==> flow/design.v <==
module encode_fsm(input logic [247:0] data, input logic clk_out, reset, start, output logic [61:0] coded_kmer, output logic coded_ready);
    always_ff @(posedge clk_out) begin
        if(reset==0) begin
            coded_ready<=0;
        end
        else if(start) begin  
            coded_kmer[ 0 ]<=data[ 1 ]^data[ 2 ];
            coded_kmer[ 2 ]<=data[ 9 ]^data[ 10 ];
            coded_kmer[ 4 ]<=data[ 17 ]^data[ 18 ];
            coded_kmer[ 6 ]<=data[ 25 ]^data[ 26 ];
            coded_kmer[ 8 ]<=data[ 33 ]^data[ 34 ];
            coded_kmer[ 10 ]<=data[ 41 ]^data[ 42 ];
            coded_kmer[ 12 ]<=data[ 49 ]^data[ 50 ];
            coded_kmer[ 14 ]<=data[ 57 ]^data[ 58 ];
            coded_kmer[ 16 ]<=data[ 65 ]^data[ 66 ];
            coded_kmer[ 18 ]<=data[ 73 ]^data[ 74 ];
            coded_kmer[ 20 ]<=data[ 81 ]^data[ 82 ];
            coded_kmer[ 22 ]<=data[ 89 ]^data[ 90 ];
            coded_kmer[ 24 ]<=data[ 97 ]^data[ 98 ];
            coded_kmer[ 26 ]<=data[ 105 ]^data[ 106 ];
            coded_kmer[ 28 ]<=data[ 113 ]^data[ 114 ];
            coded_kmer[ 30 ]<=data[ 121 ]^data[ 122 ];
            coded_kmer[ 32 ]<=data[ 129 ]^data[ 130 ];
            coded_kmer[ 34 ]<=data[ 137 ]^data[ 138 ];
            coded_kmer[ 36 ]<=data[ 145 ]^data[ 146 ];
            coded_kmer[ 38 ]<=data[ 153 ]^data[ 154 ];
            coded_kmer[ 40 ]<=data[ 161 ]^data[ 162 ];
            coded_kmer[ 42 ]<=data[ 169 ]^data[ 170 ];
            coded_kmer[ 44 ]<=data[ 177 ]^data[ 178 ];
            coded_kmer[ 46 ]<=data[ 185 ]^data[ 186 ];
            coded_kmer[ 48 ]<=data[ 193 ]^data[ 194 ];
            coded_kmer[ 50 ]<=data[ 201 ]^data[ 202 ];
            coded_kmer[ 52 ]<=data[ 209 ]^data[ 210 ];
            coded_kmer[ 54 ]<=data[ 217 ]^data[ 218 ];
            coded_kmer[ 56 ]<=data[ 225 ]^data[ 226 ];
            coded_kmer[ 58 ]<=data[ 233 ]^data[ 234 ];
            coded_kmer[ 60 ]<=data[ 241 ]^data[ 242 ];
            coded_kmer[ 1 ]<=data[ 2 ];
            coded_kmer[ 3 ]<=data[ 10 ];
            coded_kmer[ 5 ]<=data[ 18 ];
            coded_kmer[ 7 ]<=data[ 26 ];
            coded_kmer[ 9 ]<=data[ 34 ];
            coded_kmer[ 11 ]<=data[ 42 ];
            coded_kmer[ 13 ]<=data[ 50 ];
            coded_kmer[ 15 ]<=data[ 58 ];
            coded_kmer[ 17 ]<=data[ 66 ];
            coded_kmer[ 19 ]<=data[ 74 ];
            coded_kmer[ 21 ]<=data[ 82 ];
            coded_kmer[ 23 ]<=data[ 90 ];
            coded_kmer[ 25 ]<=data[ 98 ];
            coded_kmer[ 27 ]<=data[ 106 ];
            coded_kmer[ 29 ]<=data[ 114 ];
            coded_kmer[ 31 ]<=data[ 122 ];
            coded_kmer[ 33 ]<=data[ 130 ];
            coded_kmer[ 35 ]<=data[ 138 ];
            coded_kmer[ 37 ]<=data[ 146 ];
            coded_kmer[ 39 ]<=data[ 154 ];
            coded_kmer[ 41 ]<=data[ 162 ];
            coded_kmer[ 43 ]<=data[ 170 ];
            coded_kmer[ 45 ]<=data[ 178 ];
            coded_kmer[ 47 ]<=data[ 186 ];
            coded_kmer[ 49 ]<=data[ 194 ];
            coded_kmer[ 51 ]<=data[ 202 ];
            coded_kmer[ 53 ]<=data[ 210 ];
            coded_kmer[ 55 ]<=data[ 218 ];
            coded_kmer[ 57 ]<=data[ 226 ];
            coded_kmer[ 59 ]<=data[ 234 ];
            coded_kmer[ 61 ]<=data[ 242 ];
            coded_ready<=1;
        end
        else if(coded_ready) begin  
            coded_ready<=0;      
        end
    end
endmodule
module canonic_fsm(input logic clk_out, reset, coded_ready, input logic [61:0]coded_kmer, 
					  output logic [61:0]k_canon, output logic canon_ready);  
	logic [61:0]k;    
	logic state;  
	always_ff @(posedge clk_out) begin
		if(reset==0) begin
			state<=0;
		end
		else if(coded_ready) begin
			state<=1;
		end
		else if(canon_ready) begin
			state<=0;	
		end	
	end
    always_comb begin
        begin
			k[ 1 : 0 ]=~coded_kmer[ 61 : 60 ];
			k[ 3 : 2 ]=~coded_kmer[ 59 : 58 ];
			k[ 5 : 4 ]=~coded_kmer[ 57 : 56 ];
			k[ 7 : 6 ]=~coded_kmer[ 55 : 54 ];
			k[ 9 : 8 ]=~coded_kmer[ 53 : 52 ];
			k[ 11 : 10 ]=~coded_kmer[ 51 : 50 ];
			k[ 13 : 12 ]=~coded_kmer[ 49 : 48 ];
			k[ 15 : 14 ]=~coded_kmer[ 47 : 46 ];
			k[ 17 : 16 ]=~coded_kmer[ 45 : 44 ];
			k[ 19 : 18 ]=~coded_kmer[ 43 : 42 ];
			k[ 21 : 20 ]=~coded_kmer[ 41 : 40 ];
			k[ 23 : 22 ]=~coded_kmer[ 39 : 38 ];
			k[ 25 : 24 ]=~coded_kmer[ 37 : 36 ];
			k[ 27 : 26 ]=~coded_kmer[ 35 : 34 ];
			k[ 29 : 28 ]=~coded_kmer[ 33 : 32 ];
			k[ 31 : 30 ]=~coded_kmer[ 31 : 30 ];
			k[ 33 : 32 ]=~coded_kmer[ 29 : 28 ];
			k[ 35 : 34 ]=~coded_kmer[ 27 : 26 ];
			k[ 37 : 36 ]=~coded_kmer[ 25 : 24 ];
			k[ 39 : 38 ]=~coded_kmer[ 23 : 22 ];
			k[ 41 : 40 ]=~coded_kmer[ 21 : 20 ];
			k[ 43 : 42 ]=~coded_kmer[ 19 : 18 ];
			k[ 45 : 44 ]=~coded_kmer[ 17 : 16 ];
			k[ 47 : 46 ]=~coded_kmer[ 15 : 14 ];
			k[ 49 : 48 ]=~coded_kmer[ 13 : 12 ];
			k[ 51 : 50 ]=~coded_kmer[ 11 : 10 ];
			k[ 53 : 52 ]=~coded_kmer[ 9 : 8 ];
			k[ 55 : 54 ]=~coded_kmer[ 7 : 6 ];
			k[ 57 : 56 ]=~coded_kmer[ 5 : 4 ];
			k[ 59 : 58 ]=~coded_kmer[ 3 : 2 ];
			k[ 61 : 60 ]=~coded_kmer[ 1 : 0 ];
			if(k<coded_kmer) begin
				k_canon=k;
			end
			else begin
				k_canon=coded_kmer;  
			end
		end
		canon_ready=state;
    end                                                     
endmodule
module k_canon_to_hash_result_velocidad_3pasos(input logic clk_out, reset, canon_ready, input logic [61:0]k_canon,  
							  output logic [63:0] hash_result, output logic hash_ready);
    logic [63:0] k0, k1, k2, k3, k4, k5, k6;
	logic [8:0] state, nextstate;  
	logic [31:0] x0, x1, x2, x3, x4, x5,x6, x7, x8, x9, 
	             x0_, x1_, x2_, x3_, x4_, x5_,x6_, x7_, x8_, x9_;
	logic [18:0] y0, y1, y2, w0, w1, w2, n0, 
				 y0_, y1_, y2_, w0_, w1_, w2_, n0_;
	always_ff @(posedge clk_out) begin
		if(reset==0) begin
			state<=0;
			hash_ready<=0;
		end
		else if(canon_ready) begin
			state<=1;
		end  
		else if(state==0) begin
			hash_ready<=0;  
		end	 
		else if(state==1) begin
			state<=2;
		end  
		else if(state==2) begin
			state<=3;
		end  
		else if(state==3) begin
			state<=4;
		end  
		else if(state==4) begin
			state<=5;
		end  
		else if(state==5) begin
			state<=6;
		end  
		else if(state==6) begin
			state<=7;
		end  
		else if(state==7) begin
			state<=8;		
		end  
		else if(state==8) begin
			state<=9;
		end  
		else if(state==9) begin
			state<=10;
		end  
		else if(state==10) begin
			state<=11;
		end  
		else if(state==11) begin
			state<=12;
		end  
		else if(state==12) begin
			state<=13;
		end  
		else if(state==13) begin
			state<=14;
		end  
		else if(state==14) begin
			state<=0;
			hash_ready<=1;
		end  
	end  
	always_ff @(posedge clk_out) begin
	case(state)
		1: k0 <= k_canon>>33;
		2: k1 <= k0^k_canon;
		3: begin
			x0<=k1[15:0]*'b1000110011001101;
			x1<=k1[31:16]*'b1000110011001101;
			x2<=k1[15:0]*'b1110110101010101;
			x3<=k1[15:0]*'b1010111111010111;
			x4<=k1[31:16]*'b1110110101010101;
			x5<=k1[47:32]*'b1000110011001101;
			x6<=k1[15:0]*'b1111111101010001;
			x7<=k1[31:16]*'b1010111111010111;
			x8<=k1[47:32]*'b1110110101010101;
			x9<=k1[63:48]*'b1000110011001101;
		end
		4: begin
			y0<= x3[31:16]  + x4[31:16]  + x5[31:16];
			y1<= x6[15:0] + x7[15:0] + x8[15:0];
			w0<= x1[31:16] + x2[31:16] + x3[15:0];
			w1<= x4[15:0] + x5[15:0];
			n0<= x0[31:16] + x2[15:0] + x1[15:0];
			k2[15:0]<= x0[15:0];
		end
		5: begin
			y2<= y0 + y1 + x9[15:0];
			w2<= w0 + w1 + n0[17:16];
			k2[31:16]<=n0;
		end
		6: begin
			k2[63:48]<= y2 + w2[18:16];
			k2[47:32]<= w2;		
		end
		7: k3 <= k2>>33;
		8: k4 <= k3^k2;
		9: begin
			x0_<=k4[15:0]*'b1110110001010011;
			x1_<=k4[31:16]*'b1110110001010011;
			x2_<=k4[15:0]*'b0001101010000101;
			x3_<=k4[15:0]*'b1011100111111110;
			x4_<=k4[31:16]*'b0001101010000101;
			x5_<=k4[47:32]*'b1110110001010011;
			x6_<=k4[15:0]*'b1100010011001110;
			x7_<=k4[31:16]*'b1011100111111110;
			x8_<=k4[47:32]*'b0001101010000101;
			x9_<=k4[63:48]*'b1110110001010011;
		end
		10: begin
            y0_<= x3_[31:16]  + x4_[31:16]  + x5_[31:16];
			y1_<= x6_[15:0] + x7_[15:0] + x8_[15:0];
			w0_<= x1_[31:16] + x2_[31:16] + x3_[15:0];
			w1_<= x4_[15:0] + x5_[15:0];
			n0_<= x0_[31:16] + x2_[15:0] + x1_[15:0];
			k5[15:0]<= x0_[15:0];
		end
		11: begin
			y2_<= y0_ + y1_ + x9_[15:0];
			w2_<= w0_ + w1_ + n0_[17:16];
			k5[31:16]<=n0_;
        end
		12: begin
			k5[63:48]<= y2_ + w2_[18:16];
			k5[47:32]<= w2_;
		end
		13: k6 <= k5>>33;
		14: hash_result <= k6^k5;
	endcase
	end
endmodule: k_canon_to_hash_result_velocidad_3pasos
module ldz_position(input logic reset, clk_out, hash_ready, input logic [63:0]hash_result, input logic start,  
output logic [5:0]ldz, output logic ldz_ready, output logic [31:0] sum_ldz);
	logic state;  
	logic [63:0]Ms;
    logic [31:0] bits32;
    logic [15:0] bits16;
    logic [8:0] bits8;
    logic [3:0] bits4;
    logic [1:0] bits2; 
    logic bits[31:0];
	always_ff @(posedge clk_out) begin
	    if(reset==0) begin
            ldz_ready<= 0;
            sum_ldz<=0;
            state<=0;
        end
        else begin
		if(hash_ready) begin
			state<=1;
		end
		else begin
			state<=0;	
		end	
        if(state) begin
            ldz_ready<=1;
            sum_ldz<=sum_ldz+ldz;
        end
        else begin
            ldz_ready<=0;
        end
        end
	end 
    always_comb begin
        begin
			Ms[13:0]=14'b10000000000000;
			Ms[63:14]=hash_result[63:14];
			ldz[5]=(Ms[63:32]==0);  
			if(ldz[5])
				bits32= Ms[31:0];
			else
				bits32[31:0]= Ms[63:32];  
			ldz[4]= (bits32[31:16]==0);  
			 if(ldz[4])
				bits16=bits32[15:0]; 
			 else             
				bits16=bits32[31:16];  
			 ldz[3]=(bits16[15:8]==0);  
			 if(ldz[3])
				bits8=bits16[7:0];
			 else
				bits8=bits16[15:8];
			 ldz[2]=(bits8[7:4]==0);
			 if(ldz[2])
				bits4=bits8[3:0];  
			 else
				bits4=bits8[7:4];
			 ldz[1]=(bits4[3:2]==0); 
			 if(ldz[1])
				bits2=bits4[1:0];            
			 else
				bits2=bits4[3:2];			 
			 ldz[0]=(bits2[1]==0); 
		end
    end
endmodule: ldz_position
module kmer_hash_top(
    input  logic        clk_out,
    input  logic        reset,         
    input  logic        in_valid,
    input  logic [7:0]  in_char,
    output logic        in_ready,
    output logic        out_valid,
    output logic [63:0] out_hash,
    output logic [5:0]  out_ldz,
    output logic [31:0] out_sum
);
    logic [247:0] data;
    logic [4:0]   count;
    logic         busy;
    logic         start;
    logic [61:0]  coded_kmer;  logic coded_ready;
    logic [61:0]  k_canon;     logic canon_ready;
    logic [63:0]  hash_result; logic hash_ready;
    logic [5:0]   ldz;         logic ldz_ready;
    logic [31:0]  sum_ldz;
    assign in_ready = ~busy;
    always_ff @(posedge clk_out) begin
        if(reset==0) begin
            data<=0;
            count<=0;
            busy<=0;
            start<=0;
        end
        else begin
            start<=0;
            if(in_valid && !busy) begin
                if(in_char==8'b0) begin
                    data<=0;
                    count<=0;
                end
                else begin
                    data[247:8]<=data[239:0];
                    data[7:0]<=in_char;
                    if(count>=30) begin
                        count<=31;
                        start<=1;
                        busy<=1;
                    end
                    else begin
                        count<=count+1;
                    end
                end
            end
            else if(hash_ready) begin
                busy<=0;
            end
        end
    end
    encode_fsm f1(.data(data), .clk_out(clk_out), .reset(reset), .start(start),
                  .coded_kmer(coded_kmer), .coded_ready(coded_ready));
    canonic_fsm f2(.clk_out(clk_out), .reset(reset), .coded_ready(coded_ready),
                   .coded_kmer(coded_kmer), .k_canon(k_canon), .canon_ready(canon_ready));
    k_canon_to_hash_result_velocidad_3pasos f3(.clk_out(clk_out), .reset(reset),
                   .canon_ready(canon_ready), .k_canon(k_canon),
                   .hash_result(hash_result), .hash_ready(hash_ready));
    ldz_position f4(.reset(reset), .clk_out(clk_out), .hash_ready(hash_ready),
                    .hash_result(hash_result), .start(start),
                    .ldz(ldz), .ldz_ready(ldz_ready), .sum_ldz(sum_ldz));
    assign out_valid = ldz_ready;
    assign out_hash  = hash_result;
    assign out_ldz   = ldz;
    assign out_sum   = sum_ldz;
endmodule
==> reports on kmer_hash_top <==
Tool chain data of kmer_hash_top

Each step is given for the RTL above and for the edited RTL.
"original" refers to lines of the RTL above, "edited" to lines of the edited file.
"difference": "edited" minus "original" as printed here.
Operators carry their Yosys type and port widths (W data, S select, Z words).
Library cell names are shortened.
A cell with n/a has no value.

Top module: kmer_hash_top
Clock input: clk_out
Standard-cell library: sky130hd
Library corner: tt_025C_1v80

Diff

The edit as a unified diff against the file above.
The edited RTL no longer does the same as the RTL above: the edit was made by script, with no optimisation intended.

```diff
@@ -203,5 +203,5 @@
 			x1<=k1[31:16]*'b1000110011001101;
 			x2<=k1[15:0]*'b1110110101010101;
-			x3<=k1[15:0]*'b1010111111010111;
+			x3<=k1[15:0]&'b1010111111010111;
 			x4<=k1[31:16]*'b1110110101010101;
 			x5<=k1[47:32]*'b1000110011001101;
```

After elaboration

Counts by Yosys on the flattened word-level netlist (proc, flatten, opt, wreduce; memories kept). Register bits leave out memories and registers merged into their read ports (data or address). Print and check cells are left out. Cells with the same type and inputs are merged into one.

Word-level totals:

| element                         | original | edited | difference |
| flip-flop bits (word level)     | 1,524    | 1,504  | -20 |
| word width x clocked read ports | 0        | 0      | 0 |
| memories kept                   | 0        | 0      | 0 |
| memory bits (read-only)         | 0        | 0      | 0 |
| latch bits                      | 0        | 0      | 0 |
| memory bits (writable)          | 0        | 0      | 0 |

Cells by class:

| element                    | original | edited | difference |
| eq/ne operators            | 30       | 30     | 0 |
| muxes and demuxes          | 50       | 50     | 0 |
| bitwise gates (word level) | 71       | 71     | 0 |
| divide/modulo/power cells  | 0        | 0      | 0 |
| shift operators            | 0        | 0      | 0 |
| $mul                       | 20       | 19     | -1 |
| add/sub/neg operators      | 30       | 29     | -1 |
| reduce/logical cells       | 20       | 20     | 0 |
| magnitude comparators      | 2        | 2      | 0 |

Operator list:

| operator                 | original | edited | difference |
| $add A16 B16 Y16         | 12       | 11     | -1 |
| $mul A16 B16 Y32 const B | 9        | 8      | -1 |
| $not A2 Y2               | 31       | 31     | 0 |
| $xor A1 B1 Y1            | 31       | 31     | 0 |
| $mux W1                  | 26       | 26     | 0 |
| $mux W9                  | 14       | 14     | 0 |
| $ne A2 B1 Y1 const B     | 14       | 14     | 0 |
| $eq A9 B4 Y1 const B     | 7        | 7      | 0 |
| $add A16 B16 Y17         | 6        | 6      | 0 |
| $not A1 Y1               | 6        | 6      | 0 |
| $eq A9 B3 Y1 const B     | 4        | 4      | 0 |
| $reduce_and A2 Y1        | 3        | 3      | 0 |
| $add A16 B3 Y16          | 2        | 2      | 0 |
| $add A17 B16 Y18         | 2        | 2      | 0 |
| $add A19 B16 Y19         | 2        | 2      | 0 |
| $add A19 B19 Y19         | 2        | 2      | 0 |
| $add A19 B2 Y19          | 2        | 2      | 0 |
| $eq A9 B2 Y1 const B     | 2        | 2      | 0 |
| $logic_not A8 Y1         | 2        | 2      | 0 |
| $mul A16 B13 Y29 const B | 2        | 2      | 0 |
| $mul A16 B14 Y16 const B | 2        | 2      | 0 |
| $mul A16 B15 Y15 const B | 2        | 2      | 0 |
| $mul A16 B16 Y16 const B | 2        | 2      | 0 |
| $mux W5                  | 2        | 2      | 0 |
| $mux W8                  | 2        | 2      | 0 |
| $ne A2 B2 Y1 const B     | 2        | 2      | 0 |
| $reduce_bool A2 Y1       | 2        | 2      | 0 |
| $xor A31 B64 Y64         | 2        | 2      | 0 |

Not every row of either side is listed.

Longest topological paths

Depth = most cells in a row (Yosys ltp): at word level without a register or memory, in the mapped netlist without a sequential cell, where the memories' decode and read muxes count.

Logic depth:

| element                      | original | edited | difference |
| word-level depth             | 17       | 17     | 0 |
| ABC_AREA                     | 0        | 0      | n/a |
| depth in mapped cells        | 24       | 24     | 0 |
| depth with buffers taken out | 23       | 24     | +1 |

After synthesis

Yosys stat after the flow's synthesis: flattened, memories mapped to cells. It holds for the ABC_AREA given above (unset counts as 0); a run with the other value may have another netlist.

Cells by type:

| cell type | original | edited | difference |
| inv_1     | 2,427    | 2,244  | -183 |
| fa_1      | 1,314    | 1,194  | -120 |
| ha_1      | 2,072    | 1,983  | -89 |
| a21boi_0  | 28       | 115    | +87 |
| a21oi_1   | 443      | 382    | -61 |
| nor3_1    | 154      | 113    | -41 |
| o21ai_0   | 285      | 255    | -30 |
| a211oi_1  | 57       | 27     | -30 |
| nor2_1    | 371      | 342    | -29 |
| a21o_1    | 147      | 124    | -23 |
| edfxtp_1  | 1,191    | 1,169  | -22 |
| and3_1    | 62       | 41     | -21 |
| xor2_1    | 251      | 232    | -19 |
| or3_1     | 48       | 32     | -16 |
| nor2b_1   | 64       | 76     | +12 |
| xnor2_1   | 597      | 586    | -11 |
| clkbuf_1  | 40       | 51     | +11 |
| nor4_1    | 12       | 19     | +7 |

Not every row of either side is listed.

Synthesis totals:

| element                         | original  | edited    | difference |
| sequential area (um2)           | 38,186.6  | 37,526.0  | -660.6 |
| flip-flop cells                 | 1,312     | 1,290     | -22 |
| cell area after synthesis (um2) | 123,357.1 | 117,208.7 | -6,148.4 |
| standard cells after synthesis  | 10,871    | 10,241    | -630 |
| buffer cells                    | 54        | 60        | +6 |

The figures by module come from a second, unflattened synthesis with its own total; it is not the netlist above.

Second synthesis, totals:

| element                                       | original  | edited    | difference |
| cell total of the unflattened synthesis       | 11,741    | 11,101    | -640 |
| area total of the unflattened synthesis (um2) | 132,445.8 | 126,171.0 | -6,274.8 |

Rows give one instance, submodules left out.

By module, original:

| module                                  | area (um2) | seq. area (um2) | times used | cells |
| k_canon_to_hash_result_velocidad_3pasos | 115,284.3  | 34,222.8        | 1          | 9,986 |
| kmer_hash_top                           | 10,983.0   | 5,104.9         | 1          | 1,172 |
| ldz_position                            | 2,358.5    | 680.7           | 1          | 279 |
| encode_fsm                              | 2,165.8    | 1,881.8         | 1          | 96 |
| canonic_fsm                             | 1,654.1    | 20.0            | 1          | 208 |

By module, edited:

| module                                  | area (um2) | seq. area (um2) | times used | cells |
| k_canon_to_hash_result_velocidad_3pasos | 109,032.1  | 33,562.2        | 1          | 9,340 |
| kmer_hash_top                           | 10,983.0   | 5,104.9         | 1          | 1,172 |
| ldz_position                            | 2,336.0    | 680.7           | 1          | 285 |
| encode_fsm                              | 2,165.8    | 1,881.8         | 1          | 96 |
| canonic_fsm                             | 1,654.1    | 20.0            | 1          | 208 |

Timing after synthesis

Source: OpenSTA report_checks on the synthesized netlist (no wires, ideal clock, input and output delay 20% of the period each), path of least setup slack; recovery checks are left aside. Register names are those of the netlist, which keeps one name where synthesis merged equal registers.

Timing path after synthesis:

| element                             | original             | edited               | difference |
| kind                                | register -> register | register -> register | n/a |
| from                                | register f3.k1[5]    | register f3.k4[16]   | n/a |
| to                                  | register f3.x3[31]   | register f3.x1_[29]  | n/a |
| period (ns)                         | 7.5                  | 7.5                  | 0.0 |
| path buffers                        | 0                    | 0                    | 0 |
| library setup time (ns)             | 0.277                | 0.258                | -0.019 |
| path slack (ns)                     | 1.025                | 1.201                | +0.176 |
| launch time at the first pin (ns)   | 0.000                | 0.000                | 0.000 |
| arrival (ns)                        | 6.197                | 6.042                | -0.155 |
| path delay (ns)                     | 6.474                | 6.300                | -0.174 |
| stages                              | 24                   | 23                   | -1 |
| period reached after synthesis (ns) | 6.475                | 6.299                | -0.176 |

"path delay" = arrival - input delay + setup time.
"stages" counts driving pins, that of a launching flip-flop among them; a cell with two outputs on the path counts twice.
"period reached after synthesis" = period - worst setup slack (recovery checks aside). The figure is calculated, with input and output delays left at 20% of the set period.
Between the ends stands the longest chain of elaborated cells between them, by number of cells; it is not shown to be the way that was timed. Of several equally long chains one is given.
A line is the first line of the expression or statement that the cell stems from. Yosys adds cells for indexed reads and writes and turns some case tables into memories.

On the way, after synthesis, original:
Cells stage by stage: edfxtp_1 > inv_1 > ha_1 > fa_1 > inv_1 > fa_1 > inv_1 > fa_1 > inv_1 > fa_1 > inv_1 > fa_1 > inv_1 > ha_1 > or3_1 > or3_1 > nor3_1 > o31ai_1 > a31oi_1 > a21o_1 > o31a_1 > o21ai_1 > o311ai_0 > o211ai_1
Cells in the longest elaborated chain: 1

RTL lines, path after synthesis, original:

| element            | line | text |
| start: declaration | 136  | `logic [63:0] k0, k1, k2, k3, k4, k5, k6;` |
| start: assignment  | 200  | `2: k1 <= k0^k_canon;` |
| $mul A16 B16 Y32   | 205  | `x3<=k1[15:0]*'b1010111111010111;` |
| end: assignment    | 205  |  |
| end: declaration   | 138  | `logic [31:0] x0, x1, x2, x3, x4, x5,x6, x7, x8, x9,` |

On the way, after synthesis, edited:
Cells stage by stage: edfxtp_1 > inv_1 > fa_1 > inv_1 > fa_1 > inv_1 > fa_1 > fa_1 > inv_1 > fa_1 > fa_1 > ha_1 > a21oi_1 > nor2b_1 > o21a_1 > or4_1 > a211oi_1 > o31ai_1 > o211a_1 > o21a_1 > o21ai_0 > nor2b_1 > xnor2_1
Cells in the longest elaborated chain: 1

RTL lines, path after synthesis, edited:

| element            | line | text |
| start: declaration | 136  | `logic [63:0] k0, k1, k2, k3, k4, k5, k6;` |
| start: assignment  | 231  | `8: k4 <= k3^k2;` |
| $mul A16 B16 Y32   | 234  | `x1_<=k4[31:16]*'b1110110001010011;` |
| end: assignment    | 234  |  |
| end: declaration   | 139  | `x0_, x1_, x2_, x3_, x4_, x5_,x6_, x7_, x8_, x9_;` |

Timing after layout

From the final timing report of each run of set A: the path of least setup slack in the routed layout; clock arrival at registers is part of the times.

Timing path after layout:

| element                           | original             | edited                      | difference |
| kind                              | register -> register | register -> output          | n/a |
| from                              | register f3.k1[4]    | register f3.hash_result[17] | n/a |
| to                                | register f3.x0[31]   | output out_ldz[0]           | n/a |
| path buffers                      | 1                    | 1                           | 0 |
| stages                            | 23                   | 12                          | -11 |
| library setup time (ns)           | 0.25                 | n/a                         | n/a |
| path slack (ns)                   | 0.42                 | 0.53                        | +0.11 |
| launch time at the first pin (ns) | 0.80                 | 0.80                        | 0.00 |
| arrival (ns)                      | 7.64                 | 5.47                        | -2.17 |
| period (ns)                       | 7.5                  | 7.5                         | 0.0 |

Between the ends stands the longest chain of elaborated cells between them, by number of cells; it is not shown to be the way that was timed. Of several equally long chains one is given.

On the way, after layout, original:
Cells stage by stage: edfxtp_1 > buf_4 > ha_1 > ha_1 > inv_1 > fa_1 > inv_1 > fa_1 > inv_1 > fa_1 > fa_1 > inv_1 > ha_1 > a211oi_1 > nand2b_1 > a2111oi_2 > nor3_1 > o41ai_1 > a21oi_1 > o311ai_1 > o21ai_0 > a21oi_1 > xnor2_1
Cells in the longest elaborated chain: 1

RTL lines, path after layout, original:

| element            | line | text |
| start: declaration | 136  | `logic [63:0] k0, k1, k2, k3, k4, k5, k6;` |
| start: assignment  | 200  | `2: k1 <= k0^k_canon;` |
| $mul A16 B16 Y32   | 202  | `x0<=k1[15:0]*'b1000110011001101;` |
| end: assignment    | 202  |  |
| end: declaration   | 138  | `logic [31:0] x0, x1, x2, x3, x4, x5,x6, x7, x8, x9,` |

On the way, after layout, edited:
Cells stage by stage: edfxtp_1 > or4_1 > nor4_1 > nand4_1 > a211o_1 > inv_1 > mux2i_1 > o211ai_1 > nor3_1 > a221o_1 > o21ba_2 > clkdlybuf4s50_1
Cells in the longest elaborated chain: 10

RTL lines, path after layout, edited:

| element            | line | text |
| start: declaration | 135  | `output logic [63:0] hash_result, output logic hash_ready);` |
| start: assignment  | 262  | `14: hash_result <= k6^k5;` |
| $mux W32           | 303  | `if(ldz[5])` |
| $logic_not A16 Y1  | 307  | `ldz[4]= (bits32[31:16]==0);` |
| $mux W16           | 308  | `if(ldz[4])` |
| $logic_not A8 Y1   | 312  | `ldz[3]=(bits16[15:8]==0);` |
| $mux W8            | 313  | `if(ldz[3])` |
| $logic_not A4 Y1   | 317  | `ldz[2]=(bits8[7:4]==0);` |
| $mux W4            | 318  | `if(ldz[2])` |
| $logic_not A2 Y1   | 322  | `ldz[1]=(bits4[3:2]==0);` |
| $mux W2            | 323  | `if(ldz[1])` |
| $not A1 Y1         | 327  | `ldz[0]=(bits2[1]==0);` |
| end: declaration   | 339  | `output logic [5:0]  out_ldz,` |

Measured runs

Runs of the flow (Yosys, OpenROAD) on both versions; the two runs of a pair have the same settings. The constraints put input and output delay at 20% of the set period each and load the outputs with 0.01 pF.

Flow settings, set A:
CORE_UTILIZATION: 40
period_ns: 7.5
CAP_MARGIN: 20
CORE_MARGIN: 2
SLEW_MARGIN: 20

Measured results, set A:

| element                                      | original  | edited    | difference |
| post-layout utilization                      | 0.443     | 0.443     | 0.000 |
| mapped cell area after synthesis (um2)       | 123,357.1 | 117,208.7 | -6,148.4 |
| die footprint (um2)                          | 312,850.0 | 297,368.0 | -15,482.0 |
| total power after layout (W)                 | 0.015994  | 0.015457  | -0.000537 |
| achieved period (ns)                         | 7.076     | 6.971     | -0.105 |
| worst setup slack after layout (ns)          | 0.424     | 0.529     | +0.105 |
| final worst hold slack (ns)                  | 0.411     | 0.415     | +0.004 |
| setup total negative slack (ns)              | 0.000     | 0.000     | 0.000 |
| standard-cell area of the final layout (um2) | 135,610.0 | 128,967.0 | -6,643.0 |

Flow settings, set B:
ABC_AREA: 0
CAP_MARGIN: 35
CELL_PAD_IN_SITES_DETAIL_PLACEMENT: 0
CORE_MARGIN: 9
CORE_UTILIZATION: 56
CTS_CLUSTER_SIZE: 55
MIN_ROUTING_LAYER: met1
PLACE_DENSITY_LB_ADDON: 0.2
SLEW_MARGIN: 40
TNS_END_PERCENT: 60
period_ns: 6.16

Measured results, set B:

| element                                      | original  | edited    | difference |
| post-layout utilization                      | 0.634     | 0.632     | -0.002 |
| mapped cell area after synthesis (um2)       | 123,357.1 | 117,208.7 | -6,148.4 |
| die footprint (um2)                          | 237,500.0 | 226,095.0 | -11,405.0 |
| total power after layout (W)                 | 0.019025  | 0.018508  | -0.000517 |
| achieved period (ns)                         | 6.152     | 6.129     | -0.023 |
| worst setup slack after layout (ns)          | 0.008     | 0.031     | +0.023 |
| final worst hold slack (ns)                  | 0.372     | 0.417     | +0.045 |
| setup total negative slack (ns)              | 0.000     | 0.000     | 0.000 |
| standard-cell area of the final layout (um2) | 138,238.0 | 131,301.0 | -6,937.0 |

"achieved period" is the run's clock period less its worst setup slack. It is reckoned from that one timing run; input and output delays stay at 20% of the period that was set.
"total power after layout" rests on the timing tool's default activity at the inputs, not on a simulated workload.
